==> flow/design.v <==
module gain_block( 
	input signed [11:0] ip_data, 
	input ip_clock, 
	input ip_reset, 
	output [11:0] op_data
); 
	parameter signed [11:0] gain = 12'd1024;
	reg signed [11:0] reg_ip_data; 
	always@(posedge ip_clock or negedge ip_reset) begin 
		if(ip_reset == 1'd0) begin 
			reg_ip_data <= 12'd0;
		end else begin  
			reg_ip_data <= ip_data; 
		end 
	end 
	reg signed [11:0] reg_gain;
	wire signed [23:0] wire_gain; 
	assign wire_gain = reg_ip_data * gain;
	always@(posedge ip_clock or negedge ip_reset) begin 
		if(ip_reset == 1'd0) begin 
			reg_gain <= 12'd0;
		end else begin 
			reg_gain <= wire_gain[23:12]; 
		end 
	end 
	assign op_data = reg_gain; 
endmodule 
module abs_block( 
	input signed [11:0] ip_data,
	input ip_clock,
	input ip_reset,
	output [11:0] op_data
); 
	reg signed [11:0] reg_op_abs; 
	always@(posedge ip_clock or negedge ip_reset) begin 
		if(ip_reset == 1'd0) begin 
			reg_op_abs <= 12'd0;
		end else begin 
			if(ip_data < 12'sd0) begin 
				reg_op_abs <= -ip_data;
			end else begin 
				reg_op_abs <= ip_data; 
			end 
		end 
	end 
	assign op_data = reg_op_abs;
endmodule 
module power_estimation(
	input signed [11:0] ip_data,
	input ip_clock,
	input ip_reset,
	output [11:0] op_data
); 
	reg signed [11:0] reg_delay; 
	always@(posedge ip_clock or negedge ip_reset) begin 
		if(ip_reset == 1'd0) begin 
			reg_delay <= 12'd0;
		end else begin 
			reg_delay <= ip_data; 
		end 
	end 
	reg signed [11:0] reg_delay_2; 
	always@(posedge ip_clock or negedge ip_reset) begin 
		if(ip_reset == 1'd0) begin 
			reg_delay_2 <= 12'd0;
		end else begin 
			reg_delay_2 <= reg_delay; 
		end 
	end 
	reg signed [11:0] reg_delay_3; 
	always@(posedge ip_clock or negedge ip_reset) begin 
		if(ip_reset == 1'd0) begin 
			reg_delay_3 <= 12'd0;
		end else begin 
			reg_delay_3 <= reg_delay_2; 
		end 
	end
	reg signed [11:0] reg_delay_4; 
	always@(posedge ip_clock or negedge ip_reset) begin 
		if(ip_reset == 1'd0) begin 
			reg_delay_4 <= 12'd0;
		end else begin 
			reg_delay_4 <= reg_delay_3; 
		end 
	end
	reg signed [11:0] reg_delay_5; 
	always@(posedge ip_clock or negedge ip_reset) begin 
		if(ip_reset == 1'd0) begin 
			reg_delay_5 <= 12'd0;
		end else begin 
			reg_delay_5 <= reg_delay_4; 
		end 
	end
	reg signed [11:0] reg_delay_6; 
	always@(posedge ip_clock or negedge ip_reset) begin 
		if(ip_reset == 1'd0) begin 
			reg_delay_6 <= 12'd0;
		end else begin 
			reg_delay_6 <= reg_delay_5; 
		end 
	end
	reg signed [11:0] reg_delay_7; 
	always@(posedge ip_clock or negedge ip_reset) begin 
		if(ip_reset == 1'd0) begin 
			reg_delay_7 <= 12'd0;
		end else begin 
			reg_delay_7 <= reg_delay_6; 
		end 
	end
	reg signed [11:0] reg_delay_8; 
	always@(posedge ip_clock or negedge ip_reset) begin 
		if(ip_reset == 1'd0) begin 
			reg_delay_8 <= 12'd0;
		end else begin 
			reg_delay_8 <= reg_delay_7; 
		end 
	end
	reg signed [11:0] reg_delay_9; 
	always@(posedge ip_clock or negedge ip_reset) begin 
		if(ip_reset == 1'd0) begin 
			reg_delay_9 <= 12'd0;
		end else begin 
			reg_delay_9 <= reg_delay_8; 
		end 
	end 
	reg signed [11:0] reg_delay_10; 
	always@(posedge ip_clock or negedge ip_reset) begin 
		if(ip_reset == 1'd0) begin 
			reg_delay_10 <= 12'd0;
		end else begin 
			reg_delay_10 <= reg_delay_9; 
		end 
	end
	reg signed [11:0] reg_delay_11; 
	always@(posedge ip_clock or negedge ip_reset) begin 
		if(ip_reset == 1'd0) begin 
			reg_delay_11 <= 12'd0;
		end else begin 
			reg_delay_11 <= reg_delay_10; 
		end 
	end
	reg signed [11:0] reg_delay_12; 
	always@(posedge ip_clock or negedge ip_reset) begin 
		if(ip_reset == 1'd0) begin 
			reg_delay_12 <= 12'd0;
		end else begin 
			reg_delay_12 <= reg_delay_11; 
		end 
	end
	reg signed [11:0] reg_delay_13; 
	always@(posedge ip_clock or negedge ip_reset) begin 
		if(ip_reset == 1'd0) begin 
			reg_delay_13 <= 12'd0;
		end else begin 
			reg_delay_13 <= reg_delay_12; 
		end 
	end
	reg signed [11:0] reg_delay_14; 
	always@(posedge ip_clock or negedge ip_reset) begin 
		if(ip_reset == 1'd0) begin 
			reg_delay_14 <= 12'd0;
		end else begin 
			reg_delay_14 <= reg_delay_13; 
		end 
	end
	reg signed [11:0] reg_delay_15; 
	always@(posedge ip_clock or negedge ip_reset) begin 
		if(ip_reset == 1'd0) begin 
			reg_delay_15 <= 12'd0;
		end else begin 
			reg_delay_15 <= reg_delay_14; 
		end 
	end
	reg signed [11:0] reg_delay_16; 
	always@(posedge ip_clock or negedge ip_reset) begin 
		if(ip_reset == 1'd0) begin 
			reg_delay_16 <= 12'd0;
		end else begin 
			reg_delay_16 <= reg_delay_15; 
		end 
	end 
	reg signed [11:0] reg_delay_17; 
	always@(posedge ip_clock or negedge ip_reset) begin 
		if(ip_reset == 1'd0) begin 
			reg_delay_17 <= 12'd0;
		end else begin 
			reg_delay_17 <= reg_delay_16; 
		end 
	end 
	reg signed [11:0] reg_delay_18; 
	always@(posedge ip_clock or negedge ip_reset) begin 
		if(ip_reset == 1'd0) begin 
			reg_delay_18 <= 12'd0;
		end else begin 
			reg_delay_18 <= reg_delay_17; 
		end 
	end
	reg signed [11:0] reg_delay_19; 
	always@(posedge ip_clock or negedge ip_reset) begin 
		if(ip_reset == 1'd0) begin 
			reg_delay_19 <= 12'd0;
		end else begin 
			reg_delay_19 <= reg_delay_18; 
		end 
	end 
	reg signed [11:0] reg_delay_20; 
	always@(posedge ip_clock or negedge ip_reset) begin 
		if(ip_reset == 1'd0) begin 
			reg_delay_20 <= 12'd0;
		end else begin 
			reg_delay_20 <= reg_delay_19; 
		end 
	end 
	reg signed [11:0] reg_delay_21; 
	always@(posedge ip_clock or negedge ip_reset) begin 
		if(ip_reset == 1'd0) begin 
			reg_delay_21 <= 12'd0;
		end else begin 
			reg_delay_21 <= reg_delay_20; 
		end 
	end
	reg signed [11:0] reg_delay_22; 
	always@(posedge ip_clock or negedge ip_reset) begin 
		if(ip_reset == 1'd0) begin 
			reg_delay_22 <= 12'd0;
		end else begin 
			reg_delay_22 <= reg_delay_21; 
		end 
	end
	reg signed [11:0] reg_delay_23; 
	always@(posedge ip_clock or negedge ip_reset) begin 
		if(ip_reset == 1'd0) begin 
			reg_delay_23 <= 12'd0;
		end else begin 
			reg_delay_23 <= reg_delay_22; 
		end 
	end
	reg signed [11:0] reg_delay_24; 
	always@(posedge ip_clock or negedge ip_reset) begin 
		if(ip_reset == 1'd0) begin 
			reg_delay_24 <= 12'd0;
		end else begin 
			reg_delay_24 <= reg_delay_23; 
		end 
	end
	reg signed [11:0] reg_delay_25; 
	always@(posedge ip_clock or negedge ip_reset) begin 
		if(ip_reset == 1'd0) begin 
			reg_delay_25 <= 12'd0;
		end else begin 
			reg_delay_25 <= reg_delay_24; 
		end 
	end 
	reg signed [11:0] reg_delay_26; 
	always@(posedge ip_clock or negedge ip_reset) begin 
		if(ip_reset == 1'd0) begin 
			reg_delay_26 <= 12'd0;
		end else begin 
			reg_delay_26 <= reg_delay_25; 
		end 
	end 
	reg signed [11:0] reg_delay_27; 
	always@(posedge ip_clock or negedge ip_reset) begin 
		if(ip_reset == 1'd0) begin 
			reg_delay_27 <= 12'd0;
		end else begin 
			reg_delay_27 <= reg_delay_26; 
		end 
	end
	reg signed [11:0] reg_delay_28; 
	always@(posedge ip_clock or negedge ip_reset) begin 
		if(ip_reset == 1'd0) begin 
			reg_delay_28 <= 12'd0;
		end else begin 
			reg_delay_28 <= reg_delay_27; 
		end 
	end 
	reg signed [11:0] reg_delay_29; 
	always@(posedge ip_clock or negedge ip_reset) begin 
		if(ip_reset == 1'd0) begin 
			reg_delay_29 <= 12'd0;
		end else begin 
			reg_delay_29 <= reg_delay_28; 
		end 
	end 
	reg signed [11:0] reg_delay_30; 
	always@(posedge ip_clock or negedge ip_reset) begin 
		if(ip_reset == 1'd0) begin 
			reg_delay_30 <= 12'd0;
		end else begin 
			reg_delay_30 <= reg_delay_29; 
		end 
	end 
	reg signed [11:0] reg_delay_31; 
	always@(posedge ip_clock or negedge ip_reset) begin 
		if(ip_reset == 1'd0) begin 
			reg_delay_31 <= 12'd0;
		end else begin 
			reg_delay_31 <= reg_delay_30; 
		end 
	end 
	reg signed [11:0] reg_sum; 
	wire signed [15:0] wire_sum; 
	assign wire_sum = (ip_data + reg_delay + reg_delay_2 + reg_delay_3 + reg_delay_4 + reg_delay_5 + reg_delay_6 + reg_delay_7 + reg_delay_8 + reg_delay_9 + reg_delay_10
						 + reg_delay_11 + reg_delay_12 + reg_delay_13 + reg_delay_14 + reg_delay_15 + reg_delay_16 + reg_delay_17 + reg_delay_18 + reg_delay_19 + reg_delay_20 
						 + reg_delay_21 + reg_delay_22 + reg_delay_23 + reg_delay_24 + reg_delay_25 + reg_delay_26 + reg_delay_27 + reg_delay_28 + reg_delay_29 + reg_delay_30 + reg_delay_31);
	always@(posedge ip_clock or negedge ip_reset) begin 
		if(ip_reset == 1'd0) begin 
			reg_sum <= 12'd0;
		end else begin 
			reg_sum <= wire_sum[15:4]; 
		end 
	end 
	assign op_data = reg_sum;
endmodule 
module gain_error( 
	input signed [11:0] ip_data, 
	input ip_clock, 
	input ip_reset, 
	output [11:0] op_data
); 
	parameter signed [11:0] reference = 12'd2048; 
	wire signed [11:0] wire_error;  
	reg signed [11:0] reg_error;
	assign wire_error = reference - ip_data;
	always@(posedge ip_clock or negedge ip_reset) begin 
		if(ip_reset == 1'd0) begin 
			reg_error <= 12'd0;
		end else begin 
			reg_error <= wire_error;
		end 
	end 
	assign op_data = reg_error; 
endmodule 
module accumulator( 
	input signed [11:0] ip_data, 
	input ip_clock, 
	input ip_reset, 
	output [11:0] op_data
);  
	reg signed [15:0] reg_sum; 
	reg [4:0] reg_counter;
	always@(posedge ip_clock or negedge ip_reset) begin 
		if(ip_reset == 1'd0) begin 
			reg_sum <= 16'd0; 
			reg_counter <= 5'd0;
		end else begin 
			if(reg_counter == 5'd31) begin 
				reg_sum <= reg_sum;
			end else begin 
				reg_sum <= reg_sum + ip_data; 
			end 
			reg_counter <= reg_counter + 4'd1;
		end 
	end 
	assign op_data = reg_sum[15:4]; 
endmodule 
module product_block(
	input signed [11:0] ip_data, 
	input signed [11:0] ip_data_2,
	input ip_clock, 
	input ip_reset,
	output [11:0] op_data
); 
	reg signed [11:0] reg_product; 
	wire signed [23:0] wire_product; 
	assign wire_product = ip_data * ip_data_2;
	always@(posedge ip_clock or negedge ip_reset) begin 
		if(ip_reset == 1'd0) begin 
			reg_product <= 12'd0;
		end else begin 
			reg_product <= wire_product[23:12]; 
		end 
	end
	assign op_data = reg_product;
endmodule 
module agc_ref_correction(
	input signed [11:0] ip_data, 
	input ip_clock,
	input ip_reset, 
	output [11:0] op_data
); 
	wire signed [11:0] get_op_gain; 
	gain_block gain_block_inst( 
		.ip_data(ip_data), 
		.ip_clock(ip_clock), 
		.ip_reset(ip_reset), 
		.op_data(get_op_gain)
	); 
	wire signed [11:0] get_op_abs; 
	abs_block abs_block_inst(
		.ip_data(get_op_gain), 
		.ip_clock(ip_clock), 
		.ip_reset(ip_reset), 
		.op_data(get_op_abs)
	); 
	wire signed [11:0] get_op_power_est; 
	power_estimation power_estimation_inst( 
		.ip_data(get_op_abs), 
		.ip_clock(ip_clock), 
		.ip_reset(ip_reset), 
		.op_data(get_op_power_est)
	); 
	wire signed [11:0] get_op_gain_error; 
	gain_error gain_error_inst( 
		.ip_data(get_op_power_est), 
		.ip_clock(ip_clock), 
		.ip_reset(ip_reset), 
		.op_data(get_op_gain_error)
	);
	wire signed [11:0] get_op_acc;  
	accumulator accumulator_inst(
		.ip_data(get_op_gain_error), 
		.ip_clock(ip_clock), 
		.ip_reset(ip_reset), 
		.op_data(get_op_acc)
	);
	wire signed [11:0] get_op_product; 
	product_block product_block_inst( 
		.ip_data(ip_data), 
		.ip_data_2(get_op_acc),
		.ip_clock(ip_clock), 
		.ip_reset(ip_reset), 
		.op_data(get_op_product)
	); 
	assign op_data = get_op_product;
endmodule 
* Step by step through the tools: agc_ref_correction
Tool output for the design above, in the order of the flow. Lines are those of the file above, counted from 1. Operators: Yosys type, input widths -> output width; for muxes data width and select width s. A cell with -- has no value.
Design: design top agc_ref_correction, clock input ip_clock, library sky130hd, corner tt_025C_1v80

* Elaborated design
Source: Yosys, flattened and elaborated, memories not mapped. Widths are those after wreduce; folded enables and synchronous resets count as part of the registers. Registers that Yosys merges into a memory's read port (data or address) are not register bits. Print and check cells do not count. Equal cells are merged and count once.
Word-level totals: register bits 463, input bits 14, output and inout port bits 12, elaborated cells 78
Operators by class: add/subtract/negate cells 35, multiply operators 1, magnitude comparators 1, eq/ne operators 1, multiplexer cells 1
Operators by type and width (number):
- $add 16x12->16 | 31
- $mul 12x12->24 | 1
- $add 12x12->13 | 1
- $neg 10->12 | 1
- $sub 12x12->12 const A | 1
- $mux 12 | 1
- $lt 10x1->1 const B | 1
- $add 5x1->5 const B | 1
- $eq 5x5->1 const B | 1

* Logic depth
Depth = most cells in a row (Yosys ltp): at word level without a register or memory, in the mapped netlist without a sequential cell, where the memories' decode and read muxes count.
Logic depth: depth after elaboration 31, ABC_AREA 0, depth in mapped cells 30

* Netlist
The flow's flattened synthesis, as Yosys stat reports it; memories are mapped. The netlist is that of the ABC_AREA named above (0 if unset); the other value can give another one.
Mapped netlist: standard cells after synthesis 2200, mapped area 28224.6 um2, sequential part of the area 11536.1 um2, mapped flip-flops 461
Cell types:
- sky130_fd_sc_hd__dfrtp_1 | number 461, total area 1.15E+04 um2
- sky130_fd_sc_hd__fa_1 | number 501, total area 1E+04 um2
- sky130_fd_sc_hd__inv_1 | number 624, total area 2.34E+03 um2
- sky130_fd_sc_hd__ha_1 | number 107, total area 1.34E+03 um2
- sky130_fd_sc_hd__xnor2_1 | number 59, total area 516.746 um2
- sky130_fd_sc_hd__nand2_1 | number 119, total area 446.678 um2
- sky130_fd_sc_hd__and2_1 | number 44, total area 275.264 um2
- sky130_fd_sc_hd__nor2_1 | number 40, total area 150.144 um2
- sky130_fd_sc_hd__xor2_1 | number 17, total area 148.893 um2
- sky130_fd_sc_hd__nand2b_1 | number 20, total area 125.12 um2
- sky130_fd_sc_hd__o21ai_0 | number 25, total area 125.12 um2
- sky130_fd_sc_hd__clkbuf_1 | number 29, total area 108.854 um2
- sky130_fd_sc_hd__a21oi_1 | number 20, total area 100.096 um2
- sky130_fd_sc_hd__nor3_1 | number 19, total area 95.091 um2
- sky130_fd_sc_hd__and3_1 | number 12, total area 75.072 um2
- sky130_fd_sc_hd__nor2b_1 | number 9, total area 56.304 um2
- sky130_fd_sc_hd__o41ai_4 | number 2, total area 55.053 um2
- sky130_fd_sc_hd__nand3_1 | number 10, total area 50.048 um2
Not listed: further types 40, cells in them 82. By module: a second synthesis without flattening, with its own total; a netlist apart from the flattened one above.
Unflattened totals: cells (unflattened synthesis) 2208, area (unflattened synthesis) 28342.2 um2
Each row is one instance without its submodules.
By module:
- (no name shown) | instances 1, cells 1343, area 19753.9 um2, seq. area 9609.2 um2
- (no name shown) | instances 1, cells 590, area 5445.2 um2, seq. area 300.3 um2
- accumulator | instances 1, cells 171, area 1587.8 um2, seq. area 525.5 um2
- abs_block | instances 1, cells 42, area 523.0 um2, seq. area 300.3 um2
- gain_error | instances 1, cells 40, area 516.7 um2, seq. area 300.3 um2
- gain_block | instances 1, cells 22, area 515.5 um2, seq. area 500.5 um2
- agc_ref_correction | instances 1, cells 0, area 0.0 um2, seq. area 0.0 um2

* Worst setup path after synthesis
OpenSTA on the mapped netlist: ideal clock, no wires. The path of least setup slack (recovery checks aside). Input and output delay are each 20% of the period. Register names are those of the netlist, which keeps one name where synthesis merged equal registers.
Timing after synthesis: kind register to register, start point register abs_block_inst.reg_op_abs[1], end point register (no name shown), clock period 10.0 ns, setup time 0.080 ns, data arrival time 6.909 ns, data required time 9.920 ns, slack 3.012 ns, delay of the path 6.989 ns, stages on the path 28, synthesis period reached 6.988 ns
"delay of the path" is the arrival time less input delay plus setup time. "stages on the path" counts driving pins, that of a launching flip-flop among them; a cell with two outputs on the path counts twice. "synthesis period reached" = period - worst setup slack (recovery checks aside). The figure is calculated, with input and output delays left at 20% of the set period. The rows between start and end are the longest chain of elaborated cells between them; the timing report does not say that the signal goes this way. Where chains are equally long, one stands for them. A line is the first line of the expression or statement that the cell stems from. Yosys adds cells for indexed reads and writes and turns some case tables into memories. At most two assigning lines are given for a register; there are more.
Between the ends, after synthesis: cell sequence sky130_fd_sc_hd__dfrtp_1 > sky130_fd_sc_hd__ha_1 > sky130_fd_sc_hd__a21o_1 > sky130_fd_sc_hd__a21oi_1 > sky130_fd_sc_hd__nand2b_1 > sky130_fd_sc_hd__a21boi_0 > sky130_fd_sc_hd__or3_1 > sky130_fd_sc_hd__a31oi_1 > sky130_fd_sc_hd__xnor2_1 > sky130_fd_sc_hd__fa_1 > sky130_fd_sc_hd__inv_1 > sky130_fd_sc_hd__fa_1 > sky130_fd_sc_hd__fa_1 > sky130_fd_sc_hd__fa_1 > sky130_fd_sc_hd__fa_1 > sky130_fd_sc_hd__fa_1 > sky130_fd_sc_hd__inv_1 > sky130_fd_sc_hd__fa_1 > sky130_fd_sc_hd__fa_1 > sky130_fd_sc_hd__ha_1 > sky130_fd_sc_hd__and2_1 > sky130_fd_sc_hd__o21ai_0 > sky130_fd_sc_hd__nand3_1 > sky130_fd_sc_hd__nand2_1 > sky130_fd_sc_hd__o21ai_1 > sky130_fd_sc_hd__o21a_1 > sky130_fd_sc_hd__nor2_1 > sky130_fd_sc_hd__xnor2_1, length of the longest elaborated chain 31, elaborated cells on any way between the ends 31, RTL lines with such cells 1, those cells by class add/sub (31)
Ends and longest elaborated chain, after synthesis:
- start: declaration | RTL line 34 | reg signed [11:0] reg_op_abs;
- start: assignment | RTL line 40 | reg_op_abs <= -ip_data;
- start: assignment | RTL line 42 | reg_op_abs <= ip_data;
- $add 12x12->13 | RTL line 304 | assign wire_sum = (ip_data + reg_delay + reg_delay_2 + reg_delay_3 + reg_delay_4 + reg_delay_5 + reg_delay_6 + ...
- $add 16x12->16 x30 | RTL line 304
- end: assignment | RTL line 309 | reg_sum <= 12'd0;
- end: assignment | RTL line 311 | reg_sum <= wire_sum[15:4];
- end: declaration | RTL line 302 | reg signed [11:0] reg_sum;

* Path in the finished layout
From the final timing report of job 1: the path of least setup slack in the routed layout; clock arrival at registers is part of the times.
Timing post-layout: kind register to register, start point register (no name shown), end point register (no name shown), clock period 9.98 ns, setup time 0.12 ns, data arrival time 8.29 ns, data required time 10.45 ns, slack 2.16 ns, stages on the path 31
The rows between start and end are the longest chain of elaborated cells between them; the timing report does not say that the signal goes this way. Where chains are equally long, one stands for them.
Between the ends, post-layout: cell sequence sky130_fd_sc_hd__dfrtp_1 > sky130_fd_sc_hd__ha_1 > sky130_fd_sc_hd__inv_1 > sky130_fd_sc_hd__fa_1 > sky130_fd_sc_hd__nor2b_1 > sky130_fd_sc_hd__o21ai_1 > sky130_fd_sc_hd__a21boi_1 > sky130_fd_sc_hd__o21ai_1 > sky130_fd_sc_hd__a21boi_1 > sky130_fd_sc_hd__o21ai_1 > sky130_fd_sc_hd__nor2b_1 > sky130_fd_sc_hd__xnor2_1 > sky130_fd_sc_hd__fa_1 > sky130_fd_sc_hd__inv_1 > sky130_fd_sc_hd__fa_1 > sky130_fd_sc_hd__fa_1 > sky130_fd_sc_hd__fa_1 > sky130_fd_sc_hd__fa_1 > sky130_fd_sc_hd__fa_1 > sky130_fd_sc_hd__inv_1 > sky130_fd_sc_hd__fa_1 > sky130_fd_sc_hd__fa_1 > sky130_fd_sc_hd__ha_1 > sky130_fd_sc_hd__and3_1 > sky130_fd_sc_hd__o2111ai_1 > sky130_fd_sc_hd__nand3_1 > sky130_fd_sc_hd__nand2_1 > sky130_fd_sc_hd__o21ai_1 > sky130_fd_sc_hd__o21a_1 > sky130_fd_sc_hd__nor2_1 > sky130_fd_sc_hd__xnor2_1, length of the longest elaborated chain 31, elaborated cells on any way between the ends 31, RTL lines with such cells 1, those cells by class add/sub (31)
Ends and longest elaborated chain, post-layout:
- start: declaration | RTL line 54 | reg signed [11:0] reg_delay;
- start: assignment | RTL line 57 | reg_delay <= 12'd0;
- start: assignment | RTL line 59 | reg_delay <= ip_data;
- $add 12x12->13 | RTL line 304 | assign wire_sum = (ip_data + reg_delay + reg_delay_2 + reg_delay_3 + reg_delay_4 + reg_delay_5 + reg_delay_6 + ...
- $add 16x12->16 x30 | RTL line 304
- end: assignment | RTL line 309 | reg_sum <= 12'd0;
- end: assignment | RTL line 311 | reg_sum <= wire_sum[15:4];
- end: declaration | RTL line 302 | reg signed [11:0] reg_sum;

Module agc_ref_correction, platform sky130hd: 2 stored runs of the flow (Yosys, OpenROAD) with differing settings, in no particular order. Input and output delays are each 20% of the period that was set; the output load is 0.01 pF.
"allowed time less slack (worst setup path)": the worst setup path's part of the clock period (all of it between registers, 20% less for each end at a port) less its slack. A launch clock that arrives late makes it longer, a capture clock that arrives late makes it shorter.

[job 1] flow files
==> flow/run.sh <==
#!/bin/bash
# the make line also repeats the synthesis and layout settings of config.mk as NAME=value (left out here)
make -C /OpenROAD-flow-scripts/flow DESIGN_CONFIG=/design/flow/config.mk WORK_HOME=/design/flow/orfs CLKGATE_MAP_FILE= finish
==> flow/config.mk <==
export PLATFORM = sky130hd
export DESIGN_NAME = agc_ref_correction
export DESIGN_NICKNAME = agc_ref_correction
export VERILOG_FILES = /design/flow/design.v
export SDC_FILE = /design/flow/constraint.sdc
export NUM_CORES = 4
export LEC_CHECK = 0
export CAP_MARGIN = 20
export CORE_MARGIN = 2
export CORE_UTILIZATION = 40
export PLACE_DENSITY = 0.6
export SLEW_MARGIN = 20
==> flow/constraint.sdc <==
create_clock -name core_clock -period 9.98 [get_ports {ip_clock}]
set_input_delay 1.9960 -clock core_clock [delete_from_list [all_inputs] [get_ports {ip_clock}]]
set_output_delay 1.9960 -clock core_clock [all_outputs]
set_load 0.01 [all_outputs]

[job 1] result: allowed time less slack (worst setup path) 7.82 ns; type of the worst setup path register to register; smallest setup slack 2.164 ns; area inside the die boundary 72,703.0 um2; standard-cell area of the final layout 31,530.2 um2; synthesis area 28,224.6 um2

[job 2] flow files
==> flow/run.sh <==
#!/bin/bash
# the make line also repeats the synthesis and layout settings of config.mk as NAME=value (left out here)
make -C /OpenROAD-flow-scripts/flow DESIGN_CONFIG=/design/flow/config.mk WORK_HOME=/design/flow/orfs CLKGATE_MAP_FILE= finish
==> flow/config.mk <==
export PLATFORM = sky130hd
export DESIGN_NAME = agc_ref_correction
export DESIGN_NICKNAME = agc_ref_correction
export VERILOG_FILES = /design/flow/design.v
export SDC_FILE = /design/flow/constraint.sdc
export NUM_CORES = 4
export LEC_CHECK = 0
export ABC_AREA = 0
export CAP_MARGIN = 20
export CELL_PAD_IN_SITES_GLOBAL_PLACEMENT = 3
export CORE_ASPECT_RATIO = 1.72
export CORE_MARGIN = 2
export CORE_UTILIZATION = 21
export CTS_CLUSTER_SIZE = 53
export GPL_ROUTABILITY_DRIVEN = 0
export GPL_TIMING_DRIVEN = 0
export MIN_ROUTING_LAYER = met2
export PLACE_DENSITY_LB_ADDON = 0.04
export SETUP_SLACK_MARGIN = -0.38
export SLEW_MARGIN = 10
==> flow/constraint.sdc <==
create_clock -name core_clock -period 8.47 [get_ports {ip_clock}]
set_input_delay 1.6940 -clock core_clock [delete_from_list [all_inputs] [get_ports {ip_clock}]]
set_output_delay 1.6940 -clock core_clock [all_outputs]
set_load 0.01 [all_outputs]

[job 2] result: area inside the die boundary 137,459.0 um2; standard-cell area of the final layout 32,894.0 um2; allowed time less slack (worst setup path) 8.29 ns; type of the worst setup path register to register; synthesis area 28,224.6 um2; smallest setup slack 0.178 ns
